==> flow/design.v <==
package typedefs;
parameter NUM_OPS  = 32;
parameter WIDTH_OP = $clog2(NUM_OPS);
typedef enum logic[WIDTH_OP-1:0] {ALU_ADD , ALU_SUB , ALU_NOT , ALU_AND , ALU_OR , ALU_XOR , ALU_SLL , ALU_SRL , ALU_SLA , ALU_SRA , EQ , GRT , GTU , GTE , LTE , GEU , LEU, ALU_BSL} alu_opcode_t;
typedef enum logic[5:0] {
    ADD   = 6'b000000,
    SUB   = 6'b000001,
    NOT   = 6'b000010,
    AND   = 6'b000011,
    OR    = 6'b000100,
    XOR   = 6'b000101,
    SLL   = 6'b000110,
    SRL   = 6'b000111,
    SRA   = 6'b001000,
    ADDI  = 6'b001001,
    LUI   = 6'b001010,
    ANDI  = 6'b001011,
    ORI   = 6'b001100,
    XORI  = 6'b001101,
    BEQ   = 6'b001110,
    BNE   = 6'b001111,
    BLT   = 6'b010000,
    BGT   = 6'b010001,
    BGE   = 6'b010010,
    BLE   = 6'b010011,
    BLTU  = 6'b010100,
    BGTU  = 6'b010101,
    BGEU  = 6'b010110,
    BLEU  = 6'b010111,
    JAL   = 6'b011000,
    LW    = 6'b011001,
    SW    = 6'b011010,
    LAD   = 6'b011011,
    LOA   = 6'b011100
} opcode_t;
endpackage
module Mux2x1
( 
  input  [15:0] a   ,
  input  [15:0] b   ,
  input  sel ,
  output [15:0] out 
);
logic [15:0] aux;
assign out = aux;
always_comb begin
        aux = (sel == 1'b1) ? b : a;
end
endmodule
module Reg
#(
    parameter WIDTH = 16
)
(
    input  [WIDTH-1:0]  in,
    input               clk,
    input               rst,
    output [WIDTH-1:0]  out
);
logic [WIDTH-1:0] aux;
assign out = aux;
always_ff @(posedge clk or negedge rst) begin
    if (!rst) begin
        aux <= '0;
    end
    else begin
        aux <= in;
    end
end
endmodule
module RegFile
#(
    parameter WIDTH = 16,
    parameter DEPTH = 32,
    parameter ADDR_SIZE = $clog2(DEPTH)
)
(
    input  [ADDR_SIZE-1:0] a1,
    input  [ADDR_SIZE-1:0] a2,
    input  [WIDTH-1:0]     wdata,
    input                  we,
    input                  clk,
    input                  rst,
    output [WIDTH-1:0]     rd1,
    output [WIDTH-1:0]     rd2
);
logic [WIDTH-1:0] file [DEPTH-1:0];  
logic [WIDTH-1:0] out1, out2;
assign rd1 = out1;
assign rd2 = out2;
always_comb begin
	out1 = file[a1];
	out2 = file[a2];
end
always_ff @(negedge clk or negedge rst) begin
    if (!rst) begin
        integer i;
        for (i = 0; i < DEPTH; i = i + 1) begin
            file[i] <= '0;
        end
    end else if (we) begin
        file[a2] <= wdata;
    end
end
endmodule
import typedefs::*;
module ALU
#(
    parameter WIDTH    = 16
)
(
    input  [WIDTH-1:0]    a     ,
    input  [WIDTH-1:0]    b     ,
    input  typedefs::alu_opcode_t       opcode,
    output [WIDTH-1:0]    out   ,
    output                comp
);
logic [WIDTH-1:0] aux_out;
logic             aux_comp;
assign out = aux_out;
assign comp = aux_comp;
always_comb begin
    case (opcode)
        ALU_ADD : begin
            aux_out = (a + b);
            aux_comp = '0;
        end
        ALU_SUB : begin
            aux_out = (a - b);
            aux_comp = '0;
        end
        ALU_NOT : begin
            aux_out = ~a;
            aux_comp = '0;
        end
        ALU_AND : begin
            aux_out = (a & b);
            aux_comp = '0;
        end
        ALU_OR  : begin
            aux_out = (a | b);
            aux_comp = '0;
        end
        ALU_XOR : begin
            aux_out = (a ^ b);
            aux_comp = '0;
        end
        ALU_SLL : begin
            aux_out = (a << b);
            aux_comp = '0;
        end
        ALU_SRL : begin
            aux_out = (a >> b);
            aux_comp = '0;
        end
        ALU_SLA : begin
            aux_out = (a <<< b);
            aux_comp = '0;
        end
        ALU_SRA : begin
            aux_out = (a >>> b);
            aux_comp = '0;
        end
        EQ  : begin
            aux_out = '0;
            aux_comp = (signed'(a) == signed'(b)) ? '1 : '0;
        end
        GRT : begin
            aux_out = '0;
            aux_comp = (signed'(a) > signed'(b)) ? '1 : '0;
        end
        GTU : begin
            aux_out = '0;
            aux_comp = (a > b) ? '1 : '0;
        end
        GTE : begin
            aux_out = '0;
            aux_comp = (signed'(a) >= signed'(b)) ? '1 : '0;
        end
        LTE : begin
            aux_out = '0;
            aux_comp = (signed'(a) <= signed'(b)) ? '1 : '0;
        end
        GEU : begin
            aux_out = '0;
            aux_comp = (a >= b) ? '1 : '0;
        end
        LEU : begin
            aux_out = '0;
            aux_comp = (a <= b) ? '1 : '0;
        end
		  ALU_BSL : begin		 
            aux_out = (b << 8);
            aux_comp = '0;
        end
        default : begin
            aux_out = '0;
            aux_comp = '0;
        end
    endcase
end
endmodule
import typedefs::*;
module Controller
(
    input  logic        clk       ,
    input  typedefs::opcode_t     op        ,
    input  logic        comp      ,
    output logic        sel_PC    ,
    output logic        sum_imm   ,
    output logic        store_pc  ,
    output logic        reg_we    ,
    output logic        alu_imm   ,
    output typedefs::alu_opcode_t alu_ctrl  ,
    output logic        alu_bypass,
	 output logic			alu_feedback_in,
    output logic        mem_we    ,
    output logic        mem_bypass
);
always_comb begin
    case(op)
        ADD  : begin
            sel_PC     = '0;
            sum_imm    = '0;
            store_pc   = '0;
            reg_we     = '0;
            alu_imm    = '0;
            alu_ctrl   = ALU_ADD;
            alu_bypass = '0;
				alu_feedback_in = '0;
            mem_we     = '0;
            mem_bypass = '0;        
        end
        SUB  : begin
            sel_PC     = '0;
            sum_imm    = '0;
            store_pc   = '0;
            reg_we     = '0;
            alu_imm    = '0;
            alu_ctrl   = ALU_SUB;
            alu_bypass = '0;
				alu_feedback_in = '0;
            mem_we     = '0;
            mem_bypass = '0;        
        end
        NOT : begin
            sel_PC     = '0;
            sum_imm    = '0;
            store_pc   = '0;
            reg_we     = '0;
            alu_imm    = '0;
            alu_ctrl   = ALU_NOT;
            alu_bypass = '0;
				alu_feedback_in = '0;
            mem_we     = '0;
            mem_bypass = '0;        
        end
        AND  : begin
            sel_PC     = '0;
            sum_imm    = '0;
            store_pc   = '0;
            reg_we     = '0;
            alu_imm    = '0;
            alu_ctrl   = ALU_AND;
            alu_bypass = '0;
				alu_feedback_in = '0;
            mem_we     = '0;
            mem_bypass = '0;        
        end
        OR   : begin
            sel_PC     = '0;
            sum_imm    = '0;
            store_pc   = '0;
            reg_we     = '0;
            alu_imm    = '0;
            alu_ctrl   = ALU_OR;
            alu_bypass = '0;
				alu_feedback_in = '0;
            mem_we     = '0;
            mem_bypass = '0;        
        end
        XOR  : begin
            sel_PC     = '0;
            sum_imm    = '0;
            store_pc   = '0;
            reg_we     = '0;
            alu_imm    = '0;
            alu_ctrl   = ALU_XOR;
            alu_bypass = '0;
				alu_feedback_in = '0;
            mem_we     = '0;
            mem_bypass = '0;        
        end
        SLL  : begin
            sel_PC     = '0;
            sum_imm    = '0;
            store_pc   = '0;
            reg_we     = '0;
            alu_imm    = '0;
            alu_ctrl   = ALU_SLL;
            alu_bypass = '0;
				alu_feedback_in = '0;
            mem_we     = '0;
            mem_bypass = '0;        
        end
        SRL  : begin
            sel_PC     = '0;
            sum_imm    = '0;
            store_pc   = '0;
            reg_we     = '0;
            alu_imm    = '0;
            alu_ctrl   = ALU_SRL;
            alu_bypass = '0;
				alu_feedback_in = '0;
            mem_we     = '0;
            mem_bypass = '0;        
        end
        SRA  : begin
            sel_PC     = '0;
            sum_imm    = '0;
            store_pc   = '0;
            reg_we     = '0;
            alu_imm    = '0;
            alu_ctrl   = ALU_SRA;
            alu_bypass = '0;
				alu_feedback_in = '0;
            mem_we     = '0;
            mem_bypass = '0;        
        end
        ADDI : begin
            sel_PC     = '0;
            sum_imm    = '0;
            store_pc   = '0;
            reg_we     = '0;
            alu_imm    = '1;
            alu_ctrl   = ALU_ADD;
            alu_bypass = '0;
				alu_feedback_in = '1;
            mem_we     = '0;
            mem_bypass = '0;        
        end
        LUI  : begin
            sel_PC     = '0;
            sum_imm    = '0;
            store_pc   = '0;
            reg_we     = '0;
            alu_imm    = '1;
            alu_ctrl   = ALU_BSL;
            alu_bypass = '0;
				alu_feedback_in = '0;
            mem_we     = '0;
            mem_bypass = '0;        
        end
        ANDI : begin
            sel_PC     = '0;
            sum_imm    = '0;
            store_pc   = '0;
            reg_we     = '0;
            alu_imm    = '1;
            alu_ctrl   = ALU_AND;
            alu_bypass = '0;
				alu_feedback_in = '1;
            mem_we     = '0;
            mem_bypass = '0;        
        end
        ORI  : begin
            sel_PC     = '0;
            sum_imm    = '0;
            store_pc   = '0;
            reg_we     = '0;
            alu_imm    = '1;
            alu_ctrl   = ALU_OR;
            alu_bypass = '0;
				alu_feedback_in = '1;
            mem_we     = '0;
            mem_bypass = '0;        
        end
        XORI : begin
            sel_PC     = '0;
            sum_imm    = '0;
            store_pc   = '0;
            reg_we     = '0;
            alu_imm    = '1;
            alu_ctrl   = ALU_XOR;
            alu_bypass = '0;
				alu_feedback_in = '1;
            mem_we     = '0;
            mem_bypass = '0;        
        end
        BEQ  : begin
            sel_PC     = '0;
            if(comp == '1) 
                sum_imm = '1;
            else
                sum_imm = '0;
            store_pc   = '0;
            reg_we     = '0;
            alu_imm    = '0;
            alu_ctrl   = EQ;
				alu_feedback_in = '0;
            alu_bypass = '0;
            mem_we     = '0;
            mem_bypass = '0;
        end
        BNE  : begin
            sel_PC     = '0;
            if(comp == '0) 
                sum_imm = '1;
            else
                sum_imm = '0;
            store_pc   = '0;
            reg_we     = '0;
            alu_imm    = '0;
            alu_ctrl   = EQ;
				alu_feedback_in = '0;
            alu_bypass = '0;
            mem_we     = '0;
            mem_bypass = '0;
        end
        BGT  : begin
            sel_PC     = '0;
            if(comp == '1) 
                sum_imm = '1;
            else
                sum_imm = '0;
            store_pc   = '0;
            reg_we     = '0;
            alu_imm    = '0;
            alu_ctrl   = GRT;
				alu_feedback_in = '0;
            alu_bypass = '0;
            mem_we     = '0;
            mem_bypass = '0;
        end
        BLT  : begin
            sel_PC     = '0;
            if(comp == '0) 
                sum_imm = '1;
            else
                sum_imm = '0;
            store_pc   = '0;
            reg_we     = '0;
            alu_imm    = '0;
            alu_ctrl   = GRT;
				alu_feedback_in = '0;
            alu_bypass = '0;
            mem_we     = '0;
            mem_bypass = '0;
        end
        BGE  : begin
            sel_PC     = '0;
            if(comp == '1) 
                sum_imm = '1;
            else
                sum_imm = '0;
            store_pc   = '0;
            reg_we     = '0;
            alu_imm    = '0;
            alu_ctrl   = GTE;
				alu_feedback_in = '0;
            alu_bypass = '0;
            mem_we     = '0;
            mem_bypass = '0;
        end
        BLE : begin
            sel_PC     = '0;
            if(comp == '1) 
                sum_imm = '1;
            else
                sum_imm = '0;
            store_pc   = '0;
            reg_we     = '0;
            alu_imm    = '0;
            alu_ctrl   = LTE;
				alu_feedback_in = '0;
            alu_bypass = '0;
            mem_we     = '0;
            mem_bypass = '0;
        end
        BGTU : begin
            sel_PC     = '0;
            if(comp == '1) 
                sum_imm = '1;
            else
                sum_imm = '0;
            store_pc   = '0;
            reg_we     = '0;
            alu_imm    = '0;
            alu_ctrl   = GTU;
				alu_feedback_in = '0;
            alu_bypass = '0;
            mem_we     = '0;
            mem_bypass = '0;
        end
        BLTU : begin
            sel_PC     = '0;
            if(comp == '0) 
                sum_imm = '1;
            else
                sum_imm = '0;
            store_pc   = '0;
            reg_we     = '0;
            alu_imm    = '0;
            alu_ctrl   = GTU;
				alu_feedback_in = '0;
            alu_bypass = '0;
            mem_we     = '0;
            mem_bypass = '0;
        end
        BGEU : begin
            sel_PC     = '0;
            if(comp == '1) 
                sum_imm = '1;
            else
                sum_imm = '0;
            store_pc   = '0;
            reg_we     = '0;
            alu_imm    = '0;
            alu_ctrl   = GEU;
				alu_feedback_in = '0;
            alu_bypass = '0;
            mem_we     = '0;
            mem_bypass = '0;
        end
        BLEU : begin
            sel_PC     = '0;
            if(comp == '1) 
                sum_imm = '1;
            else
                sum_imm = '0;
            store_pc   = '0;
            reg_we     = '0;
            alu_imm    = '0;
            alu_ctrl   = LEU;
				alu_feedback_in = '0;
            alu_bypass = '0;
            mem_we     = '0;
            mem_bypass = '0;
        end
        JAL  : begin
            sel_PC     = '1;
            sum_imm    = '0;
            store_pc   = '1;
            reg_we     = '1;
            alu_imm    = '0;
            alu_ctrl   = ALU_ADD;
            alu_bypass = '0;
				alu_feedback_in = '0;
            mem_we     = '0;
            mem_bypass = '0;
        end
        LW   : begin
            sel_PC     = '0;
            sum_imm    = '0;
            store_pc   = '0;
            reg_we     = '1;
            alu_imm    = '0;
            alu_ctrl   = ALU_ADD;
            alu_bypass = '0;
				alu_feedback_in = '0;
            mem_we     = '0;
            mem_bypass = '0;
        end
        SW   : begin
            sel_PC     = '0;
            sum_imm    = '0;
            store_pc   = '0;
            reg_we     = '0;
            alu_imm    = '0;
            alu_ctrl   = ALU_ADD;
            alu_bypass = '0;
				alu_feedback_in = '0;
            mem_we     = '1;
            mem_bypass = '0;
        end
        LAD  : begin
            sel_PC     = '0;
            sum_imm    = '0;
            store_pc   = '0;
            reg_we     = '1;
            alu_imm    = '0;
            alu_ctrl   = ALU_ADD;
            alu_bypass = '0;
				alu_feedback_in = '0;
            mem_we     = '0;
            mem_bypass = '1;
        end
        LOA  : begin
            sel_PC     = '0;
            sum_imm    = '0;
            store_pc   = '0;
            reg_we     = '0;
            alu_imm    = '0;
            alu_ctrl   = ALU_ADD;
            alu_bypass = '1;
				alu_feedback_in = '0;
            mem_we     = '0;
            mem_bypass = '0;
        end
        default : begin
            sel_PC     = '0;
            sum_imm    = '0;
            store_pc   = '0;
            reg_we     = '0;
            alu_imm    = '0;
            alu_ctrl   = ALU_ADD;
            alu_bypass = '0;
				alu_feedback_in = '0;
            mem_we     = '0;
            mem_bypass = '0;
        end
    endcase
end
endmodule
import typedefs::*;
module SingleCycle_Top
(
	input				CLK	,
	input				RST	,
	output [9:0]	IMEM_ADDR	,
	input	 [15:0]	IMEM_RDATA	,
	output [9:0]	DMEM_ADDR	,
	output [15:0]	DMEM_WDATA	,
	output			DMEM_WE		,
	input	 [15:0]	DMEM_RDATA
);
	wire [15:0] sel_pc_out;
	wire [15:0] pc_out;
	wire [15:0] im_out;
	wire [15:0] alu_in;
	wire [15:0] rd1;
	wire [15:0] rd2;
	wire [15:0] alu_imm_out;
	wire [15:0] alu_out;
	wire [15:0] alu_bypass_out;
	wire [15:0] aux_out;
	wire [15:0] mem_out;
	wire [15:0] mem_bypass_out;
	wire [15:0] store_pc_out;
	wire [15:0] sum_imm_out;
	wire               comp;
	wire               sel_pc;    
	wire               sum_imm;   
	wire               store_pc;  
	wire               reg_we;    
	wire               alu_imm;   
	typedefs::alu_opcode_t alu_ctrl;  
	wire               alu_bypass;
	wire					 alu_feedback_in;
	wire               mem_we;    
	wire               mem_bypass;
	Controller control_block(
		.clk(CLK), 
		.op(typedefs::opcode_t'(im_out[15:10])), 
		.comp(comp), 
		.sel_PC(sel_pc), 
		.sum_imm(sum_imm), 
		.store_pc(store_pc), 
		.reg_we(reg_we), 
		.alu_imm(alu_imm), 
		.alu_ctrl(alu_ctrl), 
		.alu_bypass(alu_bypass),
		.alu_feedback_in(alu_feedback_in),
		.mem_we(mem_we), 
		.mem_bypass(mem_bypass)
	);
	Mux2x1 feedback_mux(
		.a(rd1), 
		.b(aux_out), 
		.sel(alu_feedback_in), 
		.out(alu_in)
	);
	Mux2x1 pc_mux(
		.a(pc_out + sum_imm_out), 
		.b(aux_out), 
		.sel(sel_pc), 
		.out(sel_pc_out)
	);
	Mux2x1 sum_imm_mux(
		.a(16'h1), 
		.b(aux_out), 
		.sel(sum_imm), 
		.out(sum_imm_out)
	);
	Reg pc(
		.in(sel_pc_out), 
		.clk(CLK),
		.rst(RST), 
		.out(pc_out)
	);
	assign IMEM_ADDR = pc_out[9:0];
	assign im_out    = IMEM_RDATA;
	RegFile reg_file(
		.a1(im_out[9:5]), 
		.a2(im_out[4:0]), 
		.wdata(store_pc_out), 
		.we(reg_we), 
		.clk(CLK),
		.rst(RST),
		.rd1(rd1), 
		.rd2(rd2)
	);
	Mux2x1 alu_imm_mux(
		.a(rd2), 
		.b({8'h0, im_out[7:0]}), 
		.sel(alu_imm), 
		.out(alu_imm_out)
	);
	ALU my_alu(
		.a(alu_in), 
		.b(alu_imm_out), 
		.opcode(alu_ctrl), 
		.out(alu_out), 
		.comp(comp)
	);
	Mux2x1 alu_bypass_mux(
		.a(alu_out), 
		.b(alu_imm_out), 
		.sel(alu_bypass), 
		.out(alu_bypass_out)
	);
	Reg aux(
		.in(alu_bypass_out), 
		.clk(CLK), 
		.rst(RST),
		.out(aux_out)
	);
	assign DMEM_ADDR  = aux_out[9:0];
	assign DMEM_WDATA = rd2;
	assign DMEM_WE    = mem_we;
	assign mem_out    = DMEM_RDATA;
	Mux2x1 mem_bypass_mux(
		.a(mem_out), 
		.b(aux_out), 
		.sel(mem_bypass), 
		.out(mem_bypass_out)
	);
	Mux2x1 store_pc_mux(
		.a(mem_bypass_out), 
		.b(pc_out), 
		.sel(store_pc), 
		.out(store_pc_out)
	);
endmodule
* From RTL to reports: SingleCycle_Top
The steps from the RTL of SingleCycle_Top to its reports follow in flow order. Lines are those of the file above, counted from 1. Operators: Yosys type, input widths -> output width; for muxes data width and select width s. A cell with -- has no value.
Design: top SingleCycle_Top, clock input CLK, library sky130hd, corner tt_025C_1v80

* Elaborated design
Yosys after proc, flatten, opt, wreduce and memory -nomap, before mapping. Enables and synchronous resets that opt folds into registers are not counted as muxes. Print and check cells are not counted.
Bit counts: bits of input ports 34, bits in registers 544, output and inout port bits 37
Operators by class: shift operators 4, bitwise gates (word level) 4, add/sub/neg operators 3, reductions and logical operators 46, $lt $le $gt $ge 6, eq/ne operators 108, multiplexer cells 29
Operators by type and width (count):
- $pmux 16 s32 | 2
- $pmux 16 s11 | 1
- $eq 5x5->1 const B | 34
- $eq 5x4->1 const B | 24
- $mux 16 | 7
- $pmux 5 s16 | 1
- $eq 6x5->1 const B | 13
- $reduce_and 2->1 | 32
- $eq 5x3->1 const B | 12
- $eq 6x4->1 const B | 8
- $add 16x16->16 | 2
- $ge 16x16->1 | 2
- $gt 16x16->1 | 2
- $le 16x16->1 | 2
- $eq 5x2->1 const B | 6
- $eq 6x3->1 const B | 4
- $sub 16x16->16 | 1
- $eq 16x16->1 | 1
- $and 16x16->16 | 1
- $or 16x16->16 | 1
- $xor 16x16->16 | 1
- $shl 16x16->16 | 1
- $shr 16x16->16 | 1
- $sshl 16x16->16 | 1
- $sshr 16x16->16 | 1
- $not 16->16 | 1
- $mux 1 | 16
- $eq 5x1->1 const B | 3
Not listed: further kinds 10, cells in them 19.

* Depth
Depth = most cells in a row (Yosys ltp): at word level without a register or memory, in the mapped netlist without a sequential cell, where the memories' decode and read muxes count.
Logic depth: depth in word-level cells 12, ABC_AREA 1, mapped depth 51

* Synthesis result
Source: synth_stat.txt of the flow (Yosys; design flattened, memories mapped). It holds for the ABC_AREA given above (unset counts as 0); a run with the other value may have another netlist.
Cells by type:
- sky130_fd_sc_hd__dfrtn_1 | count 512, area in all 1.28E+04 µm²
- sky130_fd_sc_hd__nand2_1 | count 1586, area in all 5953.21 µm²
- sky130_fd_sc_hd__o21ai_0 | count 652, area in all 3263.13 µm²
- sky130_fd_sc_hd__nand3_1 | count 343, area in all 1.72E+03 µm²
- sky130_fd_sc_hd__inv_1 | count 370, area in all 1.39E+03 µm²
- sky130_fd_sc_hd__nor2_1 | count 339, area in all 1272.47 µm²
- sky130_fd_sc_hd__nand4_1 | count 143, area in all 894.608 µm²
- sky130_fd_sc_hd__clkbuf_1 | count 234, area in all 878.342 µm²
- sky130_fd_sc_hd__dfrtp_1 | count 32, area in all 800.768 µm²
- sky130_fd_sc_hd__ha_1 | count 63, area in all 788.256 µm²
- sky130_fd_sc_hd__o22ai_1 | count 102, area in all 638.112 µm²
- sky130_fd_sc_hd__a21oi_1 | count 67, area in all 335.322 µm²
- sky130_fd_sc_hd__o2111ai_1 | count 26, area in all 227.718 µm²
- sky130_fd_sc_hd__a221oi_1 | count 25, area in all 218.96 µm²
- sky130_fd_sc_hd__a211oi_1 | count 27, area in all 202.694 µm²
- sky130_fd_sc_hd__o211ai_1 | count 25, area in all 187.68 µm²
- sky130_fd_sc_hd__buf_2 | count 36, area in all 180.173 µm²
- sky130_fd_sc_hd__buf_4 | count 24, area in all 180.173 µm²
Not listed: further types 33, cells in them 199.
Synthesis totals: cell count 4805, mapped area 33296.9 µm², mapped flip-flops 544

Record of 2 stored runs of the RTL-to-layout flow on SingleCycle_Top, platform sky130hd. The runs are unordered. Constraints: input delay and output delay 20% of the set period each, output load 0.01 pF.
"power consumption": no workload was simulated; the value follows from the tool's default switching activity.

[run 1] flow files
==> flow/run.sh <==
#!/bin/bash
# the make line also repeats the synthesis and layout settings of config.mk as NAME=value (left out here)
make -C /OpenROAD-flow-scripts/flow DESIGN_CONFIG=/design/flow/config.mk WORK_HOME=/design/flow/orfs CLKGATE_MAP_FILE= finish
==> flow/config.mk <==
export PLATFORM = sky130hd
export DESIGN_NAME = SingleCycle_Top
export DESIGN_NICKNAME = SingleCycle_Top
export VERILOG_FILES = /design/flow/design.v
export SDC_FILE = /design/flow/constraint.sdc
export NUM_CORES = 4
export LEC_CHECK = 0
export ABC_AREA = 1
export CAP_MARGIN = 25
export CORE_ASPECT_RATIO = 1.81
export CORE_MARGIN = 8
export CORE_UTILIZATION = 57
export CTS_CLUSTER_DIAMETER = 389
export CTS_CLUSTER_SIZE = 21
export GPL_ROUTABILITY_DRIVEN = 0
export GPL_TIMING_DRIVEN = 1
export HOLD_SLACK_MARGIN = 0.27
export MAX_ROUTING_LAYER = met4
export MIN_ROUTING_LAYER = met2
export PLACE_DENSITY_LB_ADDON = 0.06
export SLEW_MARGIN = 30
export TNS_END_PERCENT = 65
==> flow/constraint.sdc <==
create_clock -name core_clock -period 10.8 [get_ports {CLK}]
set_input_delay 2.1600 -clock core_clock [delete_from_list [all_inputs] [get_ports {CLK}]]
set_output_delay 2.1600 -clock core_clock [all_outputs]
set_load 0.01 [all_outputs]

[run 1] result: incomplete, routing halted on GRT-0116

[run 2] flow files
==> flow/run.sh <==
#!/bin/bash
# the make line also repeats the synthesis and layout settings of config.mk as NAME=value (left out here)
make -C /OpenROAD-flow-scripts/flow DESIGN_CONFIG=/design/flow/config.mk WORK_HOME=/design/flow/orfs CLKGATE_MAP_FILE= finish
==> flow/config.mk <==
export PLATFORM = sky130hd
export DESIGN_NAME = SingleCycle_Top
export DESIGN_NICKNAME = SingleCycle_Top
export VERILOG_FILES = /design/flow/design.v
export SDC_FILE = /design/flow/constraint.sdc
export NUM_CORES = 4
export LEC_CHECK = 0
export CAP_MARGIN = 5
export CELL_PAD_IN_SITES_DETAIL_PLACEMENT = 0
export CORE_MARGIN = 2
export CORE_UTILIZATION = 35
export CTS_CLUSTER_DIAMETER = 251
export GPL_ROUTABILITY_DRIVEN = 1
export GPL_TIMING_DRIVEN = 0
export PLACE_DENSITY_LB_ADDON = 0.19
export SLEW_MARGIN = 20
==> flow/constraint.sdc <==
create_clock -name core_clock -period 9.37 [get_ports {CLK}]
set_input_delay 1.8740 -clock core_clock [delete_from_list [all_inputs] [get_ports {CLK}]]
set_output_delay 1.8740 -clock core_clock [all_outputs]
set_load 0.01 [all_outputs]

[run 2] result: standard-cell area of the final layout 41685.0 µm²; die size 98815.9 µm²; power consumption 6894 uW; utilization of the finished layout 43.7%; post-synthesis cell area 33711.1 µm²; setup slack of the worst path -2864 ps; smallest hold slack 458 ps
